==> flow/design.v <==
module subbytes#(
    parameter SBOX_WIDTH = 8,
    parameter SBOX_DEPTH = 256,
    parameter DATA_WIDTH = 16
)(
    input clk,
    input reset_n,
    input sbox_valid, 
    input [SBOX_WIDTH-1:0] sbox_out,
    input tvalid,
    input [DATA_WIDTH-1:0] in,       
    output reg valid,
    output reg [DATA_WIDTH-1:0] out       
);
    localparam NUM_BYTES = DATA_WIDTH / 8;
    reg [7:0] index;
    reg sbox_ready;
    reg [7:0] sbox_slice [0:NUM_BYTES-1][0:255];
    integer i;
    genvar g;
    always @(posedge clk or negedge reset_n) begin
        if (!reset_n) begin
            index <= 0;
            sbox_ready <= 0;
        end else if (sbox_valid && !sbox_ready) begin
            index <= index + 1;
            if (index == SBOX_DEPTH - 1) sbox_ready <= 1;
        end
    end
    generate
        for (g = 0; g < NUM_BYTES; g = g + 1) begin : MEM_WRITE
            always @(posedge clk) begin
                if (sbox_valid && !sbox_ready) begin
                    sbox_slice[g][index] <= sbox_out;
                end
            end
        end
    endgenerate
    wire [7:0] ram_read_data [0:NUM_BYTES-1];
    generate
        for (g = 0; g < NUM_BYTES; g = g + 1) begin : MEM_ASYNC_READ
            assign ram_read_data[g] = sbox_slice[g][in[g*8 +: 8]];
        end
    endgenerate
    always @(posedge clk or negedge reset_n) begin
        if (!reset_n) begin
            valid <= 0;
            out <= 0;
        end else begin
            if (tvalid && sbox_ready) valid <= 1;
            else valid <= 0;
            if (tvalid && sbox_ready) begin
                for (i = 0; i < NUM_BYTES; i = i + 1) begin
                    out[i*8 +: 8] <= ram_read_data[i];
                end
            end
        end
    end
endmodule
# Step by step through the tools: subbytes
# What the tools print for subbytes, step after step.
# Line numbers count from 1 in the design file above.
# Operators: Yosys type, input widths -> output width; for muxes data width and select width s.
# Cell names lack the library's common part.
# A cell with n/a has no value.
# design
top_module	subbytes
clk_port	clk
library	sky130hd
lib_corner	tt_025C_1v80

# Word level
# Source: Yosys, flattened and elaborated, memories not mapped. Widths are those after wreduce. Registers that Yosys merges into a memory's read port (data or address) are not register bits. Print and check cells do not count.
# Yosys's memory passes give these memory sizes; they may raise the number of words (mostly to a power of two), join words into wider ones and drop unused or constant bits.
# op_classes
add_sub_neg	3
n_eq	1
muxes	5
reduce_and_logical	6
# ops
operator	count
$add 9x8->9 const A	2
$mux 9	2
$add 8x1->8 const B	1
$eq 8x8->1 const B	1
$mux 8	1
$logic_not 1->1	3
$logic_and 1x1->1	2
$reduce_and 2->1	1
$mux 1	2
# word_totals
reg_bits	10
ram_bits	4096
clocked_rd_ports_x_width	16
memories	1
out_inout_bits	17
# mem_list
name	words	word_bits	read_ports	wr	line_no	rtl
sbox_slice	512	8	2	2	18	reg [7:0] sbox_slice [0:NUM_BYTES-1][0:255];

# Logic depth
# Longest topological path by Yosys (ltp), each cell counted once; first at word level (registers and memories cut), then after technology mapping (sequential cells cut; the memories' decode and read muxes count).
# logic_depth
depth_word	3
abc_area	1
ltp_mapped	15

# Synthesis result
# Source: synth_stat.txt of the flow (Yosys; design flattened, memories mapped). It holds for the ABC_AREA given above (unset counts as 0); a run with the other value may have another netlist.
# by_type
type	count
edfxtp_1	2048
nand3_1	4089
nand2_1	4169
buf_2	544
nor2_1	284
buf_6	64
dfrtp_1	26
clkbuf_1	155
buf_4	70
buf_1	86
inv_1	43
xor2_1	6
ha_1	4
buf_8	2
clkinv_1	6
inv_2	4
inv_4	2
o21ai_0	2
nor4_1	1
# mapped
stdcells	11605
yosys_area_um2	104562.8
seq_area_um2	62149.6
ffs	2074
n_buf	921

# Timing after synthesis
# OpenSTA on the mapped netlist: ideal clock, no wires. The path of least setup slack (recovery checks aside). Input and output delay are each 20% of the period. Register names are those of the netlist, which keeps one name where synthesis merged equal registers.
# synth_path
kind	input to register
startpoint	input port sbox_valid
endpoint	memory sbox_slice
tclk_ns	10.0
t_first_pin_ns	2.000
arrival_time_ns	3.224
required_ns	9.630
setup_slack_ns	6.406
delay_ns	1.594
path_stages	6
n_path_buf	2
synth_period_reached_ns	3.594
# "delay_ns" = arrival - input delay + setup time.
# "path_stages" counts driving pins, that of a launching flip-flop among them; a cell with two outputs on the path counts twice.
# "synth_period_reached_ns" = period - worst setup slack (recovery checks aside). The figure is calculated, with input and output delays left at 20% of the set period.
# An end named without its bit number is one bit of that signal or, where synthesis recoded a state register, one of its new flip-flops.
# The rows between start and end are the longest chain of elaborated cells between them; the timing report does not say that the signal goes this way. Where chains are equally long, one stands for them.
# Each line given opens the expression or statement behind the cell; cells for indexed reads and writes are added by Yosys, which also makes memories of some case tables.
# Only ways into the end's enable, where the timed path ends, are counted here.
# synth_via
cell_sequence	nand2_1 > inv_1 > clkbuf_1 > nand2_1 > clkbuf_1 > nor2_1
elab_chain_len	2
cells_between	4
cone_classes	mux: 3; reduce/logical: 1
# synth_lines
element	line_no	rtl
from (decl)	8	input sbox_valid,
$logic_and 1x1->1	33	if (sbox_valid && !sbox_ready) begin
$mux 9	33
to (decl)	18	reg [7:0] sbox_slice [0:NUM_BYTES-1][0:255];

# Worst path after layout
# From the final timing report of record 1: the path of least setup slack in the routed layout; clock arrival at registers is part of the times.
# layout_path
kind	input to register
startpoint	input port in[8]
endpoint	register out[11]
tclk_ns	8.61
t_first_pin_ns	1.72
arrival_time_ns	5.89
required_ns	9.42
setup_slack_ns	3.53
path_stages	15
n_path_buf	4
# The rows between start and end are the longest chain of elaborated cells between them; the timing report does not say that the signal goes this way. Where chains are equally long, one stands for them.
# layout_via
cell_sequence	buf_8 > inv_16 > buf_16 > buf_4 > buf_4 > nand2_1 > nand3_1 > nand3_1 > nand3_1 > nand3_1 > nand3_1 > nand3_1 > nand3_1 > nand3_1 > nand2_1
elab_chain_len	1
cells_between	1
lines_between	1
cone_classes	add/sub: 1
# layout_lines
element	line_no	rtl
from (decl)	11	input [DATA_WIDTH-1:0] in,
$add 9x8->9	42	assign ram_read_data[g] = sbox_slice[g][in[g*8 +: 8]];
to (decl)	13	output reg [DATA_WIDTH-1:0] out

# Top module subbytes; platform sky130hd; tools Yosys and OpenROAD; 3 stored runs in no particular order. Input and output delays are each 20% of the period that was set; the output load is 0.01 pF.
# By "achieved_period_ns" is meant the clock period of the run minus its worst setup slack. This is arithmetic on one report: input and output delays are still those of the set period (20% each).
# "critical_path_time_ns" means the part of the period allowed to the worst setup path (the constraints hold back 20% at inputs and 20% at outputs) less its slack; where the path has registers, the arrival times of their clocks count too.
# "totalPower_uw" rests on the timing tool's default activity at the inputs, not on a simulated workload.
# Settings: . = not set for that run.
# Among the results, . means that no value is shown for the run.
run name	ABC_AREA	CAP_MARGIN	CELL_PAD_IN_SITES_GLOBAL_PLACEMENT	CORE_ASPECT_RATIO	CORE_MARGIN	CORE_UTILIZATION	CTS_CLUSTER_DIAMETER	CTS_CLUSTER_SIZE	GPL_ROUTABILITY_DRIVEN	GPL_TIMING_DRIVEN	MAX_ROUTING_LAYER	MIN_ROUTING_LAYER	SETUP_SLACK_MARGIN	SLEW_MARGIN	TNS_END_PERCENT	period_ns	CELL_PAD_IN_SITES_DETAIL_PLACEMENT	HOLD_SLACK_MARGIN	PLACE_DENSITY_LB_ADDON	PLACE_DENSITY	total_die_area_um2	totalPower_uw	post_synth_area_um2	critical_path_time_ns	worst_path_kind	final_util_frac	setupTns_ns	achieved_period_ns	worstSetupSlack_ns	fin_hold_ws_ns	final_cell_area_um2
record 1	1	25	2	1.3	6	30	333	41	1	1	met5	met1	0.45	40	40	8.61	.	.	.	.	362978.0	18142	104562.8	3.35	input to register	0.32	0.000	5.077	3.533	0.544	110796.0
record 2	.	20	0	.	4	39	.	.	.	.	.	.	-0.39	20	.	8.98	1	0.19	0.13	.	259978.0	22730	98235.5	3.59	input to register	0.438	0.000	5.390	3.590	0.568	109387.0
record 3	1	30	2	1.6	8	45	232	83	.	0	.	.	0.58	10	80	10.0	2	.	.	0.6	.	.	.	.	.	.	.	.	.	.	.
# Record 3: incomplete, routing halted on GRT-0116
